==> flow/design.v <==
module dff(out_a, in_a, clk);
	parameter bitwidth = 8;
	input signed[bitwidth - 1:0]in_a;
	input clk;
	output signed[bitwidth - 1:0]out_a;
	reg signed[bitwidth - 1:0]out_a;
	always@(posedge clk)
		out_a <= in_a;
 endmodule
module mul(out, in_c, in_a);
	input signed[7:0] in_a, in_c;
	output signed[13:0] out;
	wire signed[15:0]sum;
	assign sum = in_a * in_c;
	assign out = sum[15:2];
endmodule
module adder(sum, a, b, c, d);
	parameter bitwidth = 14;
	input signed[bitwidth - 1:0]a, b, c, d;
	output signed[bitwidth + 1:0]sum;
	assign sum = a + b + c + d;
endmodule
module total_fir(total_out, x_in, clk);
	input clk;
	input signed[7:0]x_in;
	output signed[15:0]total_out;
	wire signed[7:0]c0 = 8'b0_0010001;
	wire signed[7:0]c1 = 8'b1_1010111;
	wire signed[7:0]c2 = 8'b0_0011000;
	wire signed[7:0]c3 = 8'b1_1000110;
	wire signed[7:0]c4 = 8'b1_0001100;
	wire signed[7:0]c5 = 8'b0_1010110;
	wire signed[7:0]c6 = 8'b1_0011010;
	wire signed[7:0]c7 = 8'b0_0111010;
	wire signed[7:0]c8 = 8'b1_1110000;
	wire signed[7:0]c9 = 8'b0_1111111;
	wire signed[7:0]c10 = 8'b0_0001111;
	wire signed[7:0]c11 = 8'b1_1110111;
	wire signed[7:0]c12 = 8'b1_1101011;
	wire signed[7:0]c13 = 8'b1_0110110;
	wire signed[7:0]c14 = 8'b1_0111100;
	wire signed[7:0]c15 = 8'b1_1010000;
	wire signed[7:0]in_a;
	wire signed[7:0]d1_eigh_out, d2_eigh_out, d3_eigh_out, d4_eigh_out, d5_eigh_out, d6_eigh_out,
					d7_eigh_out, d8_eigh_out, d9_eigh_out, d10_eigh_out, d11_eigh_out, d12_eigh_out,
					d13_eigh_out, d14_eigh_out, d15_eigh_out, d16_eigh_out;
	wire signed[13:0]m1_out, m2_out, m3_out, m4_out, m5_out, m6_out, m7_out, m8_out, m9_out, m10_out,
					m11_out, m12_out, m13_out, m14_out, m15_out, m16_out; 
	wire signed[13:0]d1_fort_out, d2_fort_out, d3_fort_out,  d4_fort_out, d5_fort_out, d6_fort_out,
					d7_fort_out, d8_fort_out, d9_fort_out, d10_fort_out, d11_fort_out, d12_fort_out,
					d13_fort_out, d14_fort_out, d15_fort_out, d16_fort_out;
	wire signed[15:0]a1_out, a2_out, a3_out, a4_out;
	wire signed[15:0]d1_sixt_out, d2_sixt_out, d3_sixt_out, d4_sixt_out;
	wire signed[17:0]total_tmp, a5_out;
	assign in_a = x_in;
	dff #(8) dff_1_eigh( .out_a(d1_eigh_out), .in_a(in_a), .clk(clk) );
	mul mul_1( .out(m1_out), .in_c(c15), .in_a(d1_eigh_out) );
	dff #(14) dff_1_fort( .out_a(d1_fort_out), .in_a(m1_out), .clk(clk) );
	dff #(8) dff_2_eigh( .out_a(d2_eigh_out), .in_a(d1_eigh_out), .clk(clk) );
	mul mul_2( .out(m2_out), .in_c(c14), .in_a(d2_eigh_out) );
	dff #(14) dff_2_fort( .out_a(d2_fort_out), .in_a(m2_out), .clk(clk) );
	dff #(8) dff_3_eigh( .out_a(d3_eigh_out), .in_a(d2_eigh_out), .clk(clk) );
	mul mul_3( .out(m3_out), .in_c(c13), .in_a(d3_eigh_out) );
	dff #(14) dff_3_fort( .out_a(d3_fort_out), .in_a(m3_out), .clk(clk) );
	dff #(8) dff_4_eigh( .out_a(d4_eigh_out), .in_a(d3_eigh_out), .clk(clk) );
	mul mul_4( .out(m4_out), .in_c(c12), .in_a(d4_eigh_out) );
	dff #(14) dff_4_fort( .out_a(d4_fort_out), .in_a(m4_out), .clk(clk) );
	adder #(14) adder_1( .sum(a1_out), .a(d1_fort_out), .b(d2_fort_out), .c(d3_fort_out), .d(d4_fort_out) );
	dff #(16) dff_1_sixt( .out_a(d1_sixt_out), .in_a(a1_out), .clk(clk) );
	dff #(8) dff_5_eigh( .out_a(d5_eigh_out), .in_a(d4_eigh_out), .clk(clk) );
	mul mul_5( .out(m5_out), .in_c(c11), .in_a(d5_eigh_out) );
	dff #(14) dff_5_fort( .out_a(d5_fort_out), .in_a(m5_out), .clk(clk) );
	dff #(8) dff_6_eigh( .out_a(d6_eigh_out), .in_a(d5_eigh_out), .clk(clk) );
	mul mul_6( .out(m6_out), .in_c(c10), .in_a(d6_eigh_out) );
	dff #(14) dff_6_fort( .out_a(d6_fort_out), .in_a(m6_out), .clk(clk) );
	dff #(8) dff_7_eigh( .out_a(d7_eigh_out), .in_a(d6_eigh_out), .clk(clk) );
	mul mul_7( .out(m7_out), .in_c(c9), .in_a(d7_eigh_out) );
	dff #(14) dff_7_fort( .out_a(d7_fort_out), .in_a(m7_out), .clk(clk) );
	dff #(8) dff_8_eigh( .out_a(d8_eigh_out), .in_a(d7_eigh_out), .clk(clk) );
	mul mul_8( .out(m8_out), .in_c(c8), .in_a(d8_eigh_out) );
	dff #(14) dff_8_fort( .out_a(d8_fort_out), .in_a(m8_out), .clk(clk) );
	adder #(14) adder_2( .sum(a2_out), .a(d5_fort_out), .b(d6_fort_out), .c(d7_fort_out), .d(d8_fort_out) );
	dff #(16) dff_2_sixt( .out_a(d2_sixt_out), .in_a(a2_out), .clk(clk) );
	dff #(8) dff_9_eigh( .out_a(d9_eigh_out), .in_a(d8_eigh_out), .clk(clk) );
	mul mul_9( .out(m9_out), .in_c(c7), .in_a(d9_eigh_out) );
	dff #(14) dff_9_fort( .out_a(d9_fort_out), .in_a(m9_out), .clk(clk) );
	dff #(8) dff_10_eigh( .out_a(d10_eigh_out), .in_a(d9_eigh_out), .clk(clk) );
	mul mul_10( .out(m10_out), .in_c(c6), .in_a(d10_eigh_out) );
	dff #(14) dff_10_fort( .out_a(d10_fort_out), .in_a(m10_out), .clk(clk) );
	dff #(8) dff_11_eigh( .out_a(d11_eigh_out), .in_a(d10_eigh_out), .clk(clk) );
	mul mul_11( .out(m11_out), .in_c(c5), .in_a(d11_eigh_out) );
	dff #(14) dff_11_fort( .out_a(d11_fort_out), .in_a(m11_out), .clk(clk) );
	dff #(8) dff_12_eigh( .out_a(d12_eigh_out), .in_a(d11_eigh_out), .clk(clk) );
	mul mul_12( .out(m12_out), .in_c(c4), .in_a(d12_eigh_out) );
	dff #(14) dff_12_fort( .out_a(d12_fort_out), .in_a(m12_out), .clk(clk) );
	adder #(14) adder_3( .sum(a3_out), .a(d9_fort_out), .b(d10_fort_out), .c(d11_fort_out), .d(d12_fort_out) );
	dff #(16) dff_3_sixt( .out_a(d3_sixt_out), .in_a(a3_out), .clk(clk) );
	dff #(8) dff_13_eigh( .out_a(d13_eigh_out), .in_a(d12_eigh_out), .clk(clk) );
	mul mul_13( .out(m13_out), .in_c(c3), .in_a(d13_eigh_out) );
	dff #(14) dff_13_fort( .out_a(d13_fort_out), .in_a(m13_out), .clk(clk) );
	dff #(8) dff_14_eigh( .out_a(d14_eigh_out), .in_a(d13_eigh_out), .clk(clk) );
	mul mul_14( .out(m14_out), .in_c(c2), .in_a(d14_eigh_out) );
	dff #(14) dff_14_fort( .out_a(d14_fort_out), .in_a(m14_out), .clk(clk) );
	dff #(8) dff_15_eigh( .out_a(d15_eigh_out), .in_a(d14_eigh_out), .clk(clk) );
	mul mul_15( .out(m15_out), .in_c(c1), .in_a(d15_eigh_out) );
	dff #(14) dff_15_fort( .out_a(d15_fort_out), .in_a(m15_out), .clk(clk) );
	dff #(8) dff_16_eigh( .out_a(d16_eigh_out), .in_a(d15_eigh_out), .clk(clk) );
	mul mul_16( .out(m16_out), .in_c(c0), .in_a(d16_eigh_out) );
	dff #(14) dff_16_fort( .out_a(d16_fort_out), .in_a(m16_out), .clk(clk) );
	adder #(14) adder_4( .sum(a4_out), .a(d13_fort_out), .b(d14_fort_out), .c(d15_fort_out), .d(d16_fort_out) );
	dff #(16) dff_4_sixt( .out_a(d4_sixt_out), .in_a(a4_out), .clk(clk) );
	adder #(16) adder_5( .sum(a5_out), .a(d1_sixt_out), .b(d2_sixt_out), .c(d3_sixt_out), .d(d4_sixt_out) );
	dff #(18) dff_eighteen( .out_a(total_tmp), .in_a(a5_out), .clk(clk) );
	assign total_out = total_tmp[17:2];
endmodule
==> reports on total_fir <==
Tool chain data of total_fir. Module total_fir before and after one edit of its RTL, step after step. Lines under "before" count in the file above, lines under "after" in the edited file. "change": "after" minus "before" as printed here. "relative change": 100 x difference / "before". Operators carry their Yosys type and port widths (W data, S select, Z words). Library cell names are shortened. A cell with - has no value.

Design top: total_fir. Clock input: clk. Library: sky130hd. Library corner: tt_025C_1v80.

Edit of the RTL. Unified diff, file above to edited file. A script made this edit; it was not meant as an optimisation.

```diff
@@ -3,6 +3,6 @@
 	input signed[bitwidth - 1:0]in_a;
 	input clk;
-	output signed[bitwidth - 1:0]out_a;
-	reg signed[bitwidth - 1:0]out_a;
+	output signed[2*bitwidth-1:0]out_a;
+	reg signed[2*bitwidth-1:0]out_a;
 	always@(posedge clk)
 		out_a <= in_a;
```

Word level. Counts by Yosys on the flattened word-level netlist (proc, flatten, opt, wreduce; memories kept). Register bits leave out memories and registers merged into their read ports (data or address); mux counts leave out enables and synchronous resets folded into registers. Print and check cells are left out. Cells with the same type and inputs are merged into one.

Cells by class: $add $sub $neg (before 16, after 16, change 0, relative change 0.00%); multiply operators (before 15, after 15, change 0, relative change 0.00%); divide/modulo/power cells (before 0, after 0, change 0); magnitude comparators (before 0, after 0, change 0); equal/unequal tests (before 0, after 0, change 0); shift operators (before 0, after 0, change 0); mux-type cells (before 0, after 0, change 0); bitwise logic cells (before 0, after 0, change 0); reduce/logical cells (before 0, after 0, change 0).

Operator list: $add A16 B14 Y16 (before 5, after 2, change -3, relative change -60.00%); $add A15 B14 Y16 (before 0, after 2, change +2); $add A18 B16 Y18 (before 2, after 1, change -1, relative change -50.00%); $add A14 B14 Y15 (before 1, after 0, change -1, relative change -100.00%); $add A15 B13 Y16 (before 1, after 0, change -1, relative change -100.00%); $add A12 B14 Y15 (before 0, after 1, change +1); $add A13 B12 Y14 (before 0, after 1, change +1); $add A14 B13 Y15 (before 0, after 1, change +1); $add A17 B16 Y18 (before 0, after 1, change +1); $mul A8 B6 Y14 const B (before 6, after 6, change 0, relative change 0.00%); $mul A8 B7 Y15 const B (before 4, after 4, change 0, relative change 0.00%); $add A13 B14 Y15 (before 2, after 2, change 0, relative change 0.00%); $add A16 B12 Y16 (before 2, after 2, change 0, relative change 0.00%); $mul A8 B3 Y11 const B (before 2, after 2, change 0, relative change 0.00%); $mul A8 B5 Y13 const B (before 2, after 2, change 0, relative change 0.00%); $add A11 B11 Y12 (before 1, after 1, change 0, relative change 0.00%); $add A16 B16 Y17 (before 1, after 1, change 0, relative change 0.00%); $mul A8 B8 Y16 const B (before 1, after 1, change 0, relative change 0.00%); $neg A8 Y12 (before 1, after 1, change 0, relative change 0.00%).

Word-level totals: register bits after elaboration (before 416, after 413, change -3, relative change -0.72%); latch bits (before 0, after 0, change 0); bits in writable memories (before 0, after 0, change 0); memory bits (read-only) (before 0, after 0, change 0); word width x clocked read ports (before 0, after 0, change 0); memory cells (before 0, after 0, change 0); input bits (before 9, after 9, change 0, relative change 0.00%); output and inout port bits (before 16, after 16, change 0, relative change 0.00%); cells after elaboration (before 68, after 68, change 0, relative change 0.00%).

Longest topological paths. Yosys ltp: most cells in a row. Word level: on the elaborated netlist, between registers, memories and ports. Mapped: between sequential cells and ports; inverters and the memories' decode and read muxes count.

Logic depth: word-level depth (before 3, after 3, change 0, relative change 0.00%); ABC_AREA (before 0, after 0); gate-level depth with buffers (before 19, after 19, change 0, relative change 0.00%); gate-level depth less buffers (before 18, after 19, change +1, relative change +5.56%).

Synthesis result. The flow's flattened synthesis, as Yosys stat reports it; memories are mapped. The netlist is that of the ABC_AREA named above (0 if unset); the other value can give another one.

Mapped netlist: cells in the netlist (before 3070, after 2772, change -298, relative change -9.71%); synthesis area (sq um) (before 30717.0, after 29404.5, change -1312.5, relative change -4.27%); sequential part of the area (sq um) (before 8067.7, after 8067.7, change 0.0, relative change 0.00%); flip-flops (before 403, after 403, change 0, relative change 0.00%); buffer cells (before 13, after 3, change -10, relative change -76.92%).

Cell types: inv_1 (before 617, after 514, change -103, relative change -16.69%); nand2_1 (before 102, after 67, change -35, relative change -34.31%); fa_1 (before 279, after 307, change +28, relative change +10.04%); o21ai_0 (before 84, after 60, change -24, relative change -28.57%); ha_1 (before 576, after 555, change -21, relative change -3.65%); a21o_1 (before 60, after 42, change -18, relative change -30.00%); o211ai_1 (before 26, after 8, change -18, relative change -69.23%); nor3_1 (before 58, after 43, change -15, relative change -25.86%); xnor2_1 (before 177, after 163, change -14, relative change -7.91%); nand3_1 (before 29, after 19, change -10, relative change -34.48%); a31o_2 (before 11, after 1, change -10, relative change -90.91%); o21bai_1 (before 18, after 26, change +8, relative change +44.44%); clkbuf_1 (before 11, after 3, change -8, relative change -72.73%); nor2_1 (before 135, after 128, change -7, relative change -5.19%); or4_1 (before 8, after 1, change -7, relative change -87.50%); a21oi_1 (before 146, after 152, change +6, relative change +4.11%); a2111oi_0 (before 12, after 6, change -6, relative change -50.00%); a21boi_0 (before 8, after 2, change -6, relative change -75.00%).

Not every row of either side is listed. The figures by module come from a second, unflattened synthesis with its own total; it is not the netlist above.

Unflattened totals: cells (unflattened synthesis) (before 5926, after 6360, change +434, relative change +7.32%); area (unflattened synthesis) (sq um) (before 56610.5, after 59868.7, change +3258.2, relative change +5.76%).

Each row is one instance without its submodules.

Modules, before: mul (times used 16, cells 281, area 2486.1 sq um, seq. area 0.0 sq um); adder (bitwidth=14) (times used 4, cells 193, area 1585.3 sq um, seq. area 0.0 sq um); dff (bitwidth=14) (times used 16, cells 14, area 280.3 sq um, seq. area 280.3 sq um); dff (bitwidth=8) (times used 16, cells 8, area 160.2 sq um, seq. area 160.2 sq um); adder (bitwidth=16) (times used 1, cells 222, area 1795.5 sq um, seq. area 0.0 sq um); dff (bitwidth=16) (times used 4, cells 16, area 320.3 sq um, seq. area 320.3 sq um); dff (bitwidth=18) (times used 1, cells 18, area 360.3 sq um, seq. area 360.3 sq um); total_fir (times used 1, cells 2, area 7.5 sq um, seq. area 0.0 sq um).

Modules, after: mul (times used 16, cells 281, area 2486.1 sq um, seq. area 0.0 sq um); adder (bitwidth=14) (times used 4, cells 193, area 1585.3 sq um, seq. area 0.0 sq um); dff (bitwidth=14) (times used 16, cells 28, area 385.4 sq um, seq. area 280.3 sq um); dff (bitwidth=8) (times used 16, cells 16, area 220.2 sq um, seq. area 160.2 sq um); adder (bitwidth=16) (times used 1, cells 222, area 1795.5 sq um, seq. area 0.0 sq um); dff (bitwidth=16) (times used 4, cells 32, area 440.4 sq um, seq. area 320.3 sq um); dff (bitwidth=18) (times used 1, cells 36, area 495.5 sq um, seq. area 360.3 sq um); total_fir (times used 1, cells 2, area 7.5 sq um, seq. area 0.0 sq um).

Timing after synthesis. Path of least setup slack by OpenSTA after synthesis, without wires, with an ideal clock, recovery checks aside; 20% of the period is set as input and as output delay. Where synthesis merged equal registers, the netlist keeps one of their names.

Timing path after synthesis: path type (before register to register, after register to register); from (before register dff_7_eigh.out_a[7], after register dff_7_eigh.out_a[7]); to (before register dff_7_fort.out_a[11], after register dff_7_fort.out_a[12]); period (ps) (before 5000, after 5000, change 0, relative change 0.00%); setup time (ps) (before 106, after 123, change +17); launch time at the first pin (ps) (before 0, after 0, change 0); arrival time (ps) (before 4423, after 4188, change -235, relative change -5.31%); data required time (ps) (before 4894, after 4877, change -17, relative change -0.35%); setup slack (ps) (before 471, after 689, change +218); delay of the path (ps) (before 4529, after 4311, change -218, relative change -4.81%); driving pins on the path (before 15, after 17, change +2, relative change +13.33%); path buffers (before 1, after 1, change 0, relative change 0.00%); synthesis period reached (ps) (before 4529, after 4311, change -218, relative change -4.81%).

"delay of the path" is the arrival time less input delay plus setup time. "driving pins on the path": output pins that drive a net of the path, with the launching flip-flop's if there is one; two outputs of one cell count as two. "synthesis period reached" is the clock period less the worst setup slack; recovery checks do not enter. This is arithmetic on one report: input and output delays are still those of the set period (20% each). Between the ends stands the longest chain of elaborated cells between them, by number of cells; it is not shown to be the way that was timed. Of several equally long chains one is given. A line is the first line of the expression or statement that the cell stems from. Yosys adds cells for indexed reads and writes and turns some case tables into memories.

On the way, after synthesis, before:
Cell sequence: dfxtp_1 -> buf_1 -> inv_1 -> fa_1 -> inv_1 -> fa_1 -> fa_1 -> inv_1 -> fa_1 -> inv_1 -> ha_1 -> or3_1 -> o21ai_0 -> nor2_1 -> o311ai_0. For cells in the longest elaborated chain the number is 1. Elaborated cells between the ends (all ways): 1. The figure for RTL lines with such cells is 1. Those cells by class: mul: 1.

Ends and longest elaborated chain, after synthesis, before: start: declaration (line 5) `output signed[bitwidth - 1:0]out_a;`; start: assignment (line 8) `out_a <= in_a;`; $mul A8 B8 Y16 (line 14) `assign sum = in_a * in_c;`; end: assignment (line 8); end: declaration (line 5).

On the way, after synthesis, after:
Cell sequence: dfxtp_1 -> clkbuf_1 -> inv_1 -> fa_1 -> inv_1 -> fa_1 -> fa_1 -> inv_1 -> fa_1 -> inv_1 -> ha_1 -> and3_1 -> a21oi_1 -> o21ai_0 -> o21ai_0 -> a21oi_1 -> xor2_1. For cells in the longest elaborated chain the number is 1. Elaborated cells between the ends (all ways): 1. The figure for RTL lines with such cells is 1. Those cells by class: mul: 1.

Ends and longest elaborated chain, after synthesis, after: start: declaration (line 5) `output signed[2*bitwidth-1:0]out_a;`; start: assignment (line 8) `out_a <= in_a;`; $mul A8 B8 Y16 (line 14) `assign sum = in_a * in_c;`; end: assignment (line 8); end: declaration (line 5).

Path in the finished layout. From the final timing report of the runs of pair A: the path of least setup slack in the routed layout; clock arrival at registers is part of the times. The path's times are printed in steps of 10 ps; the period is the one set.

Timing path post-layout: path type (before register to register, after register to register); from (before register dff_15_eigh.out_a[2], after register dff_15_eigh.out_a[2]); to (before register dff_15_fort.out_a[12], after register dff_15_fort.out_a[12]); period (ps) (before 5000, after 5000, change 0, relative change 0.00%); setup time (ps) (before 70, after 110, change +40); launch time at the first pin (ps) (before 580, after 590, change +10, relative change +1.72%); arrival time (ps) (before 4880, after 4960, change +80, relative change +1.64%); data required time (ps) (before 5490, after 5490, change 0, relative change 0.00%); setup slack (ps) (before 610, after 530, change -80); driving pins on the path (before 15, after 17, change +2, relative change +13.33%); path buffers (before 0, after 0, change 0).

Between the ends stands the longest chain of elaborated cells between them, by number of cells; it is not shown to be the way that was timed. Of several equally long chains one is given.

On the way, post-layout, before:
Cell sequence: dfxtp_1 -> inv_1 -> ha_1 -> inv_1 -> ha_1 -> fa_1 -> inv_1 -> fa_1 -> inv_1 -> ha_1 -> o21a_1 -> a2111oi_0 -> o31ai_1 -> a21oi_1 -> xnor2_1. For cells in the longest elaborated chain the number is 1. Elaborated cells between the ends (all ways): 1. The figure for RTL lines with such cells is 1. Those cells by class: mul: 1.

Ends and longest elaborated chain, post-layout, before: start: declaration (line 5) `output signed[bitwidth - 1:0]out_a;`; start: assignment (line 8) `out_a <= in_a;`; $mul A8 B7 Y15 (line 14) `assign sum = in_a * in_c;`; end: assignment (line 8); end: declaration (line 5).

On the way, post-layout, after:
Cell sequence: dfxtp_1 -> inv_1 -> ha_1 -> inv_1 -> ha_1 -> fa_1 -> inv_1 -> fa_1 -> inv_1 -> ha_1 -> and2_1 -> a311o_1 -> o311a_1 -> o21a_1 -> o21a_1 -> o41a_1 -> xnor2_1. For cells in the longest elaborated chain the number is 1. Elaborated cells between the ends (all ways): 1. The figure for RTL lines with such cells is 1. Those cells by class: mul: 1.

Ends and longest elaborated chain, post-layout, after: start: declaration (line 5) `output signed[2*bitwidth-1:0]out_a;`; start: assignment (line 8) `out_a <= in_a;`; $mul A8 B7 Y15 (line 14) `assign sum = in_a * in_c;`; end: assignment (line 8); end: declaration (line 5).

Layout results. Runs of the flow (Yosys, OpenROAD) on both versions; the two runs of a pair have the same settings. The constraints put input and output delay at 20% of the set period each and load the outputs with 0.01 pF.

Flow settings, pair A:
period_ns: 5.0. For CAP_MARGIN the number is 20. For CORE_MARGIN the number is 2. The figure for CORE_UTILIZATION is 40. Under SLEW_MARGIN stands 20.

Final reports, pair A: netlist area reported by Yosys (sq um) (before 30717.0, after 29404.5, change -1312.5, relative change -4.27%); die area (sq um) (before 79025.6, after 75696.5, change -3329.1, relative change -4.21%); utilization after layout (%) (before 44.6, after 44.6, change 0.0); worst setup slack after layout (ps) (before 610, after 534, change -76); total negative slack (ps) (before 0, after 0, change 0); worst-case hold slack (ps) (before 357, after 376, change +19); achieved period (ps) (before 4390, after 4466, change +76, relative change +1.73%).

Flow settings, pair B:
The figure for CORE_UTILIZATION is 36. The entry for CTS_CLUSTER_SIZE reads 95. The entry for GPL_ROUTABILITY_DRIVEN reads 0. For PLACE_DENSITY_LB_ADDON the number is 0.01. period_ns: 6.14. For CAP_MARGIN the number is 20. For CORE_MARGIN the number is 2. Under SLEW_MARGIN stands 20.

Final reports, pair B: netlist area reported by Yosys (sq um) (before 30717.0, after 29404.5, change -1312.5, relative change -4.27%); die area (sq um) (before 87678.2, after 83981.1, change -3697.1, relative change -4.22%); utilization after layout (%) (before 40.3, after 40.6, change +0.3); worst setup slack after layout (ps) (before 1697, after 1464, change -233); total negative slack (ps) (before 0, after 0, change 0); worst-case hold slack (ps) (before 357, after 352, change -5); achieved period (ps) (before 4443, after 4676, change +233, relative change +5.24%).

"achieved period" is the run's clock period less its worst setup slack. It is reckoned from that one timing run; input and output delays stay at 20% of the period that was set.
